==> flow/design.v <==
`timescale 1ns / 1ps
module Contador_Comparador(
	input	clk, rst,
	input enable,
	output reg iguales	
	);
reg [25:0] CuentaCada20ns;
always @ (posedge rst or posedge clk) 
	begin
	  if (rst) CuentaCada20ns <= 0;  
	  else if (iguales) CuentaCada20ns <= 0;
			else if (enable) CuentaCada20ns <= CuentaCada20ns +1;
			else CuentaCada20ns <= CuentaCada20ns;
	end
always @(CuentaCada20ns)
	begin
		if (CuentaCada20ns == 5_000) 
			iguales = 'b1; 
		else iguales = 0;
end
endmodule
`timescale 1ns / 1ps
module Debouncer(
    input Clock,
    input Reset,
    input Switch,
    output reg One_Shot,
	 output reg Sw_Clean
    );
	 parameter [2:0] Ini  = 'b000;
	 parameter [2:0] Shot = 'b001;
	 parameter [2:0] Off1 = 'b011;
	 parameter [2:0] Sw_1 = 'b010;
	 parameter [2:0] Off2 = 'b110;
	 wire Delay_End;
	 reg [2:0] Status;
	 always @ (posedge Reset, posedge Clock)
		begin
			if (Reset)
				Status <= Ini;
			else
				case (Status)
					Ini: if (Switch)
						Status <= Shot;
					else
						Status <= Ini; 
					Shot: Status <= Off1;
					Off1: if (Delay_End)
						Status <= Sw_1;
					else
						Status <= Off1;
					Sw_1: if (~Switch)
						Status <= Off2;
					else
						Status <= Sw_1;
					Off2: if (Delay_End)
						Status <= Ini;
					else
						Status <= Off2;
					default: Status <= Ini;
				endcase
		end
	always @ (Status)
		begin
			case (Status)
				Ini:  begin One_Shot = 'b0; Sw_Clean = 'b0; end
				Shot: begin One_Shot = 'b1; Sw_Clean = 'b0; end
				Off1: begin One_Shot = 'b0; Sw_Clean = 'b1; end
				Sw_1: begin One_Shot = 'b0; Sw_Clean = 'b0; end
				Off2: begin One_Shot = 'b0; Sw_Clean = 'b1; end
				default: begin One_Shot = 'b0; Sw_Clean = 'b0; end
			endcase
		end
	Contador_Comparador CC(.clk(Clock), .rst(Reset), .enable(Switch), .iguales(Delay_End));
endmodule
`timescale 1ns / 1ps
module MaquinaEstados(
	input A,
	input B,
	input clk,
	input reset,
	output reg inc,
	output reg dec
);
parameter espera = 'b0000;
parameter a_0    = 'b0001; 
parameter a_1    = 'b0010; 
parameter b_0    = 'b0011; 
parameter b_1    = 'b0100; 
reg [2:0] estado;
always @ (posedge clk, posedge reset)
begin
	if(reset)
		estado <= 0;
	else
	begin
		case(estado)
		espera:
		begin
			if(A == 1 && B == 0) estado <= a_0;
			else if(B == 1 && A == 0) estado <= b_0;
		end
		a_0:
		begin
			if(B)	estado <= a_1;
		end
		b_0:
		begin
			if(A) estado <= b_1;
		end
		a_1:
		begin
			estado <= espera;
		end
		b_1:
		begin
			estado <= espera;
		end
		default:	estado <= espera;
		endcase
	end
end
always @ (estado)
begin
	case(estado)
	espera:
	begin
		inc = 0;
		dec = 0;
	end
	a_0:
	begin
		inc = 0;
		dec = 0;
	end
	b_0:
	begin
		inc = 0;
		dec = 0;
	end
	a_1:
	begin
		inc = 1;
		dec = 0;
	end
	b_1:
	begin
		inc = 0;
		dec = 1;
	end
	default:
	begin
		inc = 0;
		dec = 0;
	end
	endcase
end
endmodule
`timescale 1ns / 1ps
module SumadorRotary #(parameter [11:0] resetValue = 12'd0)(
	input clk,
	input reset,
	input inc,
	input dec,
	output reg [15:0] result
    );
parameter increase = 15;
	always @ (posedge reset or posedge clk)
		begin
		if(reset) result <= resetValue;
		else if(inc)
		begin
			result <= result+increase;
		end
		else if(dec)
		begin
				result <= result-increase;
		end
		end
endmodule
`timescale 1ns / 1ps
module RotaryEncoders #(parameter [11:0] resetValue = 12'd0)(
	input clk,
	input reset,
	input LeftA,
	input LeftB,
	input RightA,
	input RightB,
	output [15:0] result,
	output [15:0] result2,
	output moved		 
    );
	 wire LeftA_shot;
	 wire LeftB_shot;
	 wire RightA_shot;
	 wire RightB_shot;
	 wire increase;
	 wire decrease;
	 wire [15:0] res;
	 wire increase2;
	 wire decrease2;
	 wire [15:0] res2;
	 Debouncer deb1(.Clock(clk), .Reset(reset), .Switch(LeftA), .Sw_Clean(LeftA_shot));
	 Debouncer deb2(.Clock(clk), .Reset(reset), .Switch(LeftB), .Sw_Clean(LeftB_shot));
	 MaquinaEstados maquina1(.A(LeftA_shot), .B(LeftB_shot), .clk(clk), .reset(reset), .inc(increase), .dec(decrease));
	 SumadorRotary #(resetValue) sumador(.clk(clk), .reset(reset), .inc(increase), .dec(decrease), .result(res));
	 Debouncer deb4(.Clock(clk), .Reset(reset), .Switch(RightA), .Sw_Clean(RightA_shot));
	 Debouncer deb3(.Clock(clk), .Reset(reset), .Switch(RightB), .Sw_Clean(RightB_shot));
	 MaquinaEstados maquina2(.A(RightA_shot), .B(RightB_shot), .clk(clk), .reset(reset), .inc(increase2), .dec(decrease2));
	 SumadorRotary #(resetValue) sumador2(.clk(clk), .reset(reset), .inc(increase2), .dec(decrease2), .result(res2));
	 assign result = res;
	 assign result2 = res2;
	 assign moved = increase | decrease | increase2 | decrease2;
endmodule
`timescale 1ns / 1ps
module clockdiv(
	input wire clk,		 
	input wire clr,		 
	output wire dclk,		 
	output wire segclk	 
	);
reg [16:0] q;
always @(posedge clk or posedge clr)
begin
	if (clr == 1)
		q <= 0;
	else
		q <= q + 1;
end
assign segclk = q[16];
assign dclk = q[0];
endmodule
`timescale 1ns / 1ps
module vga640x480(
	input wire clk,			      
	input wire pix_en,		      
	input wire moved,		      
	input wire clr,	           
	input [15:0] posx,
	input [15:0] posy,
	input [15:0] posx2,
	input [15:0] posy2,
	output wire hsync,		  
	output wire vsync,		 
	output reg[2:0] red,	      
	output reg[2:0] green,    
	output reg[1:0] blue,	    
	output [3:0] score1,
	output [3:0] score2
	);
parameter cursor_width  = 20;
parameter cursor_height = 20;
parameter ball_size = 10;
reg [15:0] ball_x;
reg [15:0] ball_y;
localparam [6:0] cursor_size_player1 = 20;
localparam [6:0] cursor_size_player2 = 20;
reg [3:0] player1_score;
reg [3:0] player2_score;
reg [7:0] player1_color;
reg [7:0] player2_color;
parameter hpixels  = 800;        
parameter vlines   = 521;       
parameter hpulse   = 96; 	    
parameter vpulse   = 2; 	   
parameter hbp      = 144; 	  
parameter hfp      = 784; 	 
parameter vbp      = 31;   
parameter vfp      = 511; 
reg [9:0] hc;
reg [9:0] vc;
always @(posedge clk or posedge clr)
begin
	if (clr == 1)
	begin
		hc <= 0;
		vc <= 0;
	end
	else if (pix_en)
	begin
		if (hc < hpixels - 1)
			hc <= hc + 1;
		else
		begin
			hc <= 0;
			if (vc < vlines - 1)
				vc <= vc + 1;
			else
				vc <= 0;
		end
	end
end
assign hsync = (hc < hpulse) ? 0:1;
assign vsync = (vc < vpulse) ? 0:1;
reg printH_player1;
reg printV_player1;
reg printH_ball;
reg printV_ball;
reg printH_player2;
reg printV_player2;
always @*
begin
	printV_player1 = (vc > vbp + posy && vc < vbp + posy + cursor_size_player1);
	printV_player2 = (vc > vbp + posy2 && vc < vbp + posy2 + cursor_size_player2);
	printV_ball    = (vc > vbp + ball_y && vc < vbp + ball_y + ball_size);
end
always @*
begin
	printH_player1 = (hc > hbp + posx && hc < hbp + posx + cursor_size_player1);
	printH_player2 = (hc > hbp + posx2 && hc < hbp + posx2 + cursor_size_player2);
	printH_ball    = (hc > hbp + ball_x && hc < hbp + ball_x + ball_size);
end
always @ (printH_player1, printV_player1, printH_player2, printV_player2, printH_ball, printV_ball, player1_color, player2_color)
begin
	if(printH_player1 && printV_player1 && printH_ball && printV_ball && printH_player2 && printV_player2)
	begin
		red = 3'b101;
		green = 3'b110;
		blue = 2'b01;
	end
	else if(printH_player1 && printV_player1)
	begin
		red = player1_color[7:5];
		green = player1_color[4:2];
		blue = player1_color[1:0];
	end
	else if(printH_player2 && printV_player2)
	begin
		red = player2_color[7:5];
		green = player2_color[4:2];
		blue = player2_color[1:0];
	end
	else if(printH_ball && printV_ball)
	begin
		red = 3'b001;
		green = 3'b111;
		blue = 2'b01;
	end
	else
	begin
		red = 3'b000;
		green = 3'b000;
		blue = 2'b00;
	end
end
reg [8:0] random;
always @(posedge clk or posedge clr)
begin
	if (clr == 1)
		random <= 0;
	else if (pix_en)
	begin
		if (random == 400)
			random <= 0;
		else
			random <= random + 1'b1;
	end
end
reg moved_q;
always @(posedge clk or posedge clr)
begin
	if (clr == 1)
	begin
		moved_q <= 0;
		ball_x <= 300;
		ball_y <= 300;
		player1_score <= 0;
		player2_score <= 0;
		player1_color <= 8'b11100110;
		player2_color <= 8'b00101011;
	end
	else
	begin
		moved_q <= moved;
		if (moved_q)
		begin
			if((ball_x >= posx && ball_x <= posx + cursor_size_player1) && (ball_y >= posy && ball_y <= posy + cursor_size_player1))
			begin
				ball_x <= random[8:0] ;
				ball_y <= random[8:0] ;
				player1_score <= player1_score + 1;
				player1_color <= player1_color+1;
			end
			else if((ball_x >= posx2 && ball_x <= posx2 + cursor_size_player2) && (ball_y >= posy2 && ball_y <= posy2 + cursor_size_player2))
			begin
				ball_x <= random[8:0] ;
				ball_y <= random[8:0] ;
				player2_score <= player2_score + 1;
				player2_color <= player2_color+1;
			end
		end
	end
end
assign score1 = player1_score;
assign score2 = player2_score;
endmodule
`timescale 1ns / 1ps
module nCounter #(parameter integer limit=2, parameter busSize = 4)(
    input clk, enable, rst,
    output reg [busSize-1:0] count,
	 output reg overflow
    );
	 always @ (posedge rst, posedge clk)
	 begin
		if(rst)
		begin
			count<='b0;
			overflow <= 0;
		end
		else
		begin
		overflow <= 0;
		if(count == limit)  
			begin
				count<='b0;
				overflow <= 1;
			end
		else if(enable)
			count<=count+'b1;
		end
	 end
endmodule
`timescale 1ns / 1ps
module Timer #(parameter busSize = 26, parameter binTime = 50_000_000)(
    input clk, enable, rst,
    output reg toggle
    );
	 reg [busSize-1:0] localCount;
	 reg [busSize-1:0] limit;
	always @ (posedge rst, posedge clk) 
	begin
		if (rst) begin localCount <= 0; limit <= binTime; end
		else if (toggle) localCount <= 0;
		else if (enable) localCount <= localCount +1;
	end
	always @ (limit, localCount) 
	begin
		if (localCount == limit) toggle = 'b1; 
		else toggle = 'b0;
	end
endmodule
`timescale 1ns / 1ps
module Mux4_4(
    input [3:0] numA,
	 input [3:0] numB,
	 input [3:0] numC,
	 input [3:0] numD,
    input [1:0] sw,
    output [3:0] out
    );
	 assign out = (sw[0] == 1) ? (sw[1] == 1 ? numD : numB) : (sw[1] == 1 ? numC : numA);
endmodule
`timescale 1ns / 1ps
module bin_to_hex(
    input w,
    input x,
    input y,
    input z,
    output [6:0] num
    );
		assign num[6]= (~w&~x&~y&z)| (~w&x&~y&~z)| (w&x&~y&z)| (w&~x&y&z);
		assign num[5]= (w&x&y&z)| (w&x&y&~z)| (w&x&~y&~z)| (w&~x&y&z)|(~w&x&y&~z)|(~w&x&~y&z);
		assign num[4]= (~w&~x&y&~z)| (w&x&~y&~z)| (w&x&y);
		assign num[3]= (x&y&z)| (~x&~y&z)| (w&~x&y&~z)| (~w&x&~y&~z);
		assign num[2]= (~w&z)| (~x&~y&z)| (~w&x&~y);
		assign num[1] = (~w&~x&~y&z)| (~w&~x&y&z)| (~w&~x&y&~z)| (~w&x&y&z)| (w&x&~y&z);
		assign num[0]= (~w&~x&~y)| (~w&x&y&z)| (w&x&~y&~z);
endmodule
`timescale 1ns / 1ps
module Display(
	 input clk,
	 input rst,
	 input [3:0]A, 
	 input [3:0]B, 
	 input [3:0]C, 
	 input [3:0]D,
    output [6:0] numOut,
    output [3:0] transistor
    );
	 wire tggl;
	 wire [1:0] switcher;
	 wire [3:0] currentNumber;
	 Timer #(22, 250_000) dispTimer(.clk(clk), .enable(1'b1), .rst(rst), .toggle(tggl));  
	 nCounter #(4, 2) switch(.clk(clk),.count(switcher), .enable(tggl), .rst(rst), .overflow());  
	 Mux4_4 numbers(.sw(switcher), .numA(D), .numB(C), .numC(B), .numD(A), .out(currentNumber));
	 Mux4_4 oneCold(.sw(switcher), .numA(4'b0111), .numB(4'b1011), .numC(4'b1101), .numD(4'b1110), .out(transistor));
	 bin_to_hex converter(.w(currentNumber[3]),.x(currentNumber[2]),.y(currentNumber[1]),.z(currentNumber[0]), .num(numOut));	 
endmodule
`timescale 1ns / 1ps
module SuperBallPickupMasterRotaryChampionDeluxe5(
	input LeftA,
	input LeftB,
	input RightA,
	input RightB,
	input LeftA2,
	input LeftB2,
	input RightA2,
	input RightB2,
	input wire clk,			 
	input wire reset,			 
	output wire [6:0] seg,	 
	output wire [3:0] an,	 
	output wire dp,			 
	output wire [2:0] red,	 
	output wire [2:0] green, 
	output wire [1:0] blue,	 
	output wire hsync,		 
	output wire vsync,			 
	output resetOut
	);
wire segclk;
wire dclk;
assign dp = 1;
wire [15:0] posx;
wire [15:0] posy;
wire [15:0] posx2;
wire [15:0] posy2;
wire moved1;
wire moved2;
RotaryEncoders #(12'd100) rot(.clk(clk),.reset(reset), .LeftA(LeftA),.LeftB(LeftB),.RightA(RightA),.RightB(RightB),.result(posx),.result2(posy),.moved(moved1));
RotaryEncoders #(12'd400) rot2(.clk(clk),.reset(reset), .LeftA(LeftA2),.LeftB(LeftB2),.RightA(RightA2),.RightB(RightB2),.result(posx2),.result2(posy2),.moved(moved2));
clockdiv U1(.clk(clk),.clr(reset),.segclk(segclk),.dclk(dclk));
wire [3:0] score1;
wire [3:0] score2;
vga640x480 U3(.clk(clk),.pix_en(~dclk),.moved(moved1 | moved2),.clr(reset),.hsync(hsync),.vsync(vsync), .posx(posx), .posy(posy),  .posx2(posx2), .posy2(posy2), .red(red),.green(green),.blue(blue),.score1(score1),.score2(score2));
Display outputDisp(.clk(clk),.rst(reset),.A(4'b0001),.B(score1),.C(4'b0010),.D(score2),.numOut(seg),.transistor(an));
assign resetOut = reset;
endmodule
* Tool chain data of SuperBallPickupMasterRotaryChampionDeluxe5
What the tools print for SuperBallPickupMasterRotaryChampionDeluxe5, step after step. Lines are those of the file above, counted from 1. Operators carry their Yosys type and port widths (W data, S select, Z words). Cell names lack the library's common part. Not given: -
Inputs: design top SuperBallPickupMasterRotaryChampionDeluxe5, clock port clk, cell library sky130hd, timing corner tt_025C_1v80

* Word-level counts
Source: Yosys, flattened and elaborated, memories not mapped. Widths are those after wreduce. Registers that Yosys merges into a memory's read port (data or address) are not register bits. Print and check cells do not count.
Bit counts: elaborated cells 447, flip-flop bits (word level) 419
Cells by class: add/sub/neg operators 42, bitwise operators 72, reduce/logical cells 68, order comparisons 24, equal/unequal tests 70, multiplexer cells 135
Operator list (number):
- $mux W26 | 16
- $add A26 B1 Y26 const B | 8
- $eq A26 B13 Y1 const B | 8
- $gt A10 B32 Y1 | 6
- $lt A10 B32 Y1 | 6
- $mux W16 | 10
- $add A32 B5 Y32 const B | 4
- $mux W3 | 40
- $pmux W3 S5 | 8
- $eq A3 B2 Y1 const B | 24
- $ge A16 B16 Y1 | 4
- $le A16 B16 Y1 | 4
- $add A16 B4 Y16 const B | 4
- $sub A16 B4 Y16 const B | 4
- $add A16 B5 Y16 const B | 4
- $add A32 B4 Y32 const B | 2
- $add A5 B16 Y17 const A | 3
- $add A8 B16 Y17 const A | 3
- $mux W1 | 45
- $eq A3 B1 Y1 const B | 12
- $eq A3 B3 Y1 const B | 12
- $logic_not A3 Y1 | 12
- $pmux W3 S3 | 4
- $and A1 B1 Y1 | 29
- $or A1 B1 Y1 | 28
- $logic_and A1 B1 Y1 | 27
- $reduce_bool A2 Y1 | 13
- $add A22 B1 Y22 const B | 1
Not listed: further kinds 22, cells in them 70.

* Longest topological paths
Longest topological path by Yosys (ltp), each cell counted once; first at word level (registers and memories cut), then after technology mapping (sequential cells cut; the memories' decode and read muxes count).
Logic depth: depth after elaboration 10, ABC_AREA 0, mapped depth 19, depth with buffers taken out 18

* Mapped cells and area
The flow's flattened synthesis, as Yosys stat reports it; memories are mapped. The netlist is that of the ABC_AREA named above (0 if unset); the other value can give another one.
Mapped netlist: mapped area 28543.6 sq um, flip-flops 420, sequential area 10556.4 sq um, cells in the netlist 3086, buffers 78
Cell types (number):
- dfrtp_1 | 383
- ha_1 | 296
- xnor2_1 | 264
- xor2_1 | 148
- nand2_1 | 260
- dfstp_2 | 37
- nor2_1 | 247
- o21ai_0 | 149
- inv_1 | 179
- nand3_1 | 134
- nand4_1 | 99
- a21oi_1 | 119
- and3_1 | 77
- a21o_1 | 46
- nor4_1 | 54
- nor3_1 | 66
- clkbuf_1 | 71
- nor2b_1 | 37
Other cell types: 72; their cells: 420. By module: a second synthesis without flattening, with its own total; a netlist apart from the flattened one above.
Second synthesis, totals: cells (unflattened synthesis) 3295, area (unflattened synthesis) 31630.3 sq um
Rows give one instance, submodules left out.
By module:
- vga640x480 | area 10829.1 sq um, times used 1, cells 1320, seq. area 1592.8 sq um
- Contador_Comparador | area 1345.0 sq um, times used 8, cells 122, seq. area 650.6 sq um
- SumadorRotary #(resetValue=100) | area 1320.0 sq um, times used 2, cells 147, seq. area 404.1 sq um
- SumadorRotary #(resetValue=400) | area 1320.0 sq um, times used 2, cells 147, seq. area 404.1 sq um
- Debouncer | area 185.2 sq um, times used 8, cells 14, seq. area 126.4 sq um
- Timer | area 1117.3 sq um, times used 1, cells 108, seq. area 550.5 sq um
- MaquinaEstados | area 202.7 sq um, times used 4, cells 17, seq. area 126.4 sq um
- clockdiv | area 764.5 sq um, times used 1, cells 63, seq. area 425.4 sq um
- bin_to_hex | area 235.2 sq um, times used 1, cells 34, seq. area 0.0 sq um
- Mux4_4 | area 105.1 sq um, times used 2, cells 4, seq. area 0.0 sq um
- nCounter | area 86.3 sq um, times used 1, cells 8, seq. area 50.0 sq um
- SuperBallPickupMasterRotaryChampionDeluxe5 | area 32.5 sq um, times used 1, cells 6, seq. area 0.0 sq um
- RotaryEncoders #(resetValue=100) | area 7.5 sq um, times used 1, cells 1, seq. area 0.0 sq um
- RotaryEncoders #(resetValue=400) | area 7.5 sq um, times used 1, cells 1, seq. area 0.0 sq um
- Display | area 7.5 sq um, times used 1, cells 2, seq. area 0.0 sq um

* Worst setup path after synthesis
Source: OpenSTA report_checks on the synthesized netlist (no wires, ideal clock, input and output delay 20% of the period each), path of least setup slack; recovery checks are left aside. Register names are those of the netlist, which keeps one name where synthesis merged equal registers.
Timing path after synthesis: path type input -> output, start input port reset, end output port resetOut, slack 11881 ps, clock period 20000 ps, external input delay 4000 ps, driving pins on the path 1, data required time 16000 ps, time at the first pin 4000 ps, output delay 4000 ps, path buffers 1, path delay 119 ps, arrival time 4119 ps, synthesis period reached 8119 ps
"path delay" = arrival - input delay + setup time. At an output port there is no setup time. "driving pins on the path" counts driving pins, that of a launching flip-flop among them; a cell with two outputs on the path counts twice. "synthesis period reached" = period - worst setup slack (recovery checks aside). The figure is calculated, with input and output delays left at 20% of the set period.
On the way, after synthesis: cells stage by stage buf_4, length of the longest elaborated chain 0
Ends and longest elaborated chain, after synthesis:
- start: declaration | RTL line 500 | input wire reset,
- end: declaration | RTL line 509 | output resetOut

* Worst path after layout
From the final timing report of run 1: the path of least setup slack in the routed layout; clock arrival at registers is part of the times. The report prints the path's times to 10 ps; the period is as set.
Timing path post-layout: path type register -> output, start register rot.sumador2.result[2], end output port green[0], arrival time 5690 ps, data required time 13520 ps, time at the first pin 590 ps, slack 7830 ps, output delay 3380 ps, path buffers 1, driving pins on the path 17, clock period 16900 ps
The rows between start and end are the longest chain of elaborated cells between them; the timing report does not say that the signal goes this way. Where chains are equally long, one stands for them. A line is the first line of the expression or statement that the cell stems from. Yosys adds cells for indexed reads and writes and turns some case tables into memories. A register here has more assigning lines than the two given.
On the way, post-layout: cells stage by stage dfstp_2 > inv_1 > ha_1 > nand2b_1 > a21oi_1 > xnor2_1 > ha_1 > nand4_1 > nor3_1 > a2111oi_0 > nand4_1 > or4b_1 > nor4_1 > nand3_1 > mux2_2 > a211oi_1 > clkdlybuf4s50_1, length of the longest elaborated chain 10
Ends and longest elaborated chain, post-layout:
- start: declaration | RTL line 165 | output reg [15:0] result
- start: assignment | RTL line 170 | if(reset) result <= resetValue;
- start: assignment | RTL line 173 | result <= result+increase;
- $add A5 B16 Y17 | RTL line 303 | printV_player1 = (vc > vbp + posy && vc < vbp + posy + cursor_size_player1);
- $add A32 B5 Y32 | RTL line 303
- $lt A10 B32 Y1 | RTL line 303
- $logic_and A1 B1 Y1 | RTL line 303
- $logic_and A1 B1 Y1 x5 | RTL line 315 | if(printH_player1 && printV_player1 && printH_ball && printV_ball && printH_player2 && printV_player2)
- $mux W3 | RTL line 315
- end: declaration | RTL line 505 | output wire [2:0] green,

Lab notebook: SuperBallPickupMasterRotaryChampionDeluxe5

4 stored runs of SuperBallPickupMasterRotaryChampionDeluxe5 in the flow (synthesis by Yosys, layout by OpenROAD, sky130hd cells), in arbitrary order. Constraints: input delay and output delay 20% of the set period each, output load 0.01 pF.
"period reached" means the clock period less the worst setup slack. The figure is calculated, with input and output delays left at 20% of the set period.
"critical setup path time": the worst setup path's part of the clock period (all of it between registers, 20% less for each end at a port) less its slack. A launch clock that arrives late makes it longer, a capture clock that arrives late makes it shorter.
"overall power": no workload was simulated; the value follows from the tool's default switching activity.
"critical setup path time" is known to 10 ps.

* Run 1 | settings: ABC_AREA 0; CORE_MARGIN 3; CORE_UTILIZATION 38; CTS_CLUSTER_SIZE 58; GPL_ROUTABILITY_DRIVEN 1; PLACE_DENSITY 0.86; SETUP_SLACK_MARGIN 1.06; SLEW_MARGIN 5; period_ns 16.9; CAP_MARGIN 20 | results: critical setup path time 5690 ps; worst setup path kind register -> output; setup slack of the critical path 7831 ps; die area 78439.2 sq um; overall power 2.426 mW; standard-cell area after routing 31483.9 sq um; chip area in the Yosys report 28543.6 sq um; final design utilization 42.7%; period reached 9069 ps; lowest hold slack 433 ps; setup TNS 0 ps
* Run 2 | settings: CELL_PAD_IN_SITES_DETAIL_PLACEMENT 2; CORE_UTILIZATION 60; CTS_CLUSTER_DIAMETER 125; MAX_ROUTING_LAYER met5; PLACE_DENSITY_LB_ADDON 0.22; SETUP_SLACK_MARGIN -0.07; period_ns 17.7; CAP_MARGIN 20; CORE_MARGIN 2; SLEW_MARGIN 20 | not finished: placement ended with error DPL-0033
* Run 3 | settings: ABC_AREA 1; CORE_ASPECT_RATIO 1.78; MAX_ROUTING_LAYER met4; MIN_ROUTING_LAYER met2; PLACE_DENSITY_LB_ADDON 0.05; period_ns 5.73; CAP_MARGIN 20; CORE_MARGIN 2; CORE_UTILIZATION 40; SLEW_MARGIN 20 | results: lowest hold slack 439 ps; standard-cell area after routing 34510.6 sq um; period reached 5512 ps; chip area in the Yosys report 30922.2 sq um; setup TNS 0 ps; critical setup path time 4370 ps; worst setup path kind register -> output; overall power 7.385 mW; final design utilization 44.9%; die area 79639.4 sq um; setup slack of the critical path 218 ps
* Run 4 | settings: ABC_AREA 1; CAP_MARGIN 30; CELL_PAD_IN_SITES_DETAIL_PLACEMENT 1; CORE_ASPECT_RATIO 1.72; CORE_UTILIZATION 25; CTS_CLUSTER_SIZE 85; GPL_ROUTABILITY_DRIVEN 1; MAX_ROUTING_LAYER met4; PLACE_DENSITY_LB_ADDON 0.13; SETUP_SLACK_MARGIN -0.05; period_ns 8.36; CORE_MARGIN 2; SLEW_MARGIN 20 | results: standard-cell area after routing 35059.9 sq um; critical setup path time 5440 ps; worst setup path kind register -> output; lowest hold slack 438 ps; period reached 7107 ps; chip area in the Yosys report 30922.2 sq um; final design utilization 28.5%; die area 126622.0 sq um; overall power 5.262 mW; setup TNS 0 ps; setup slack of the critical path 1253 ps
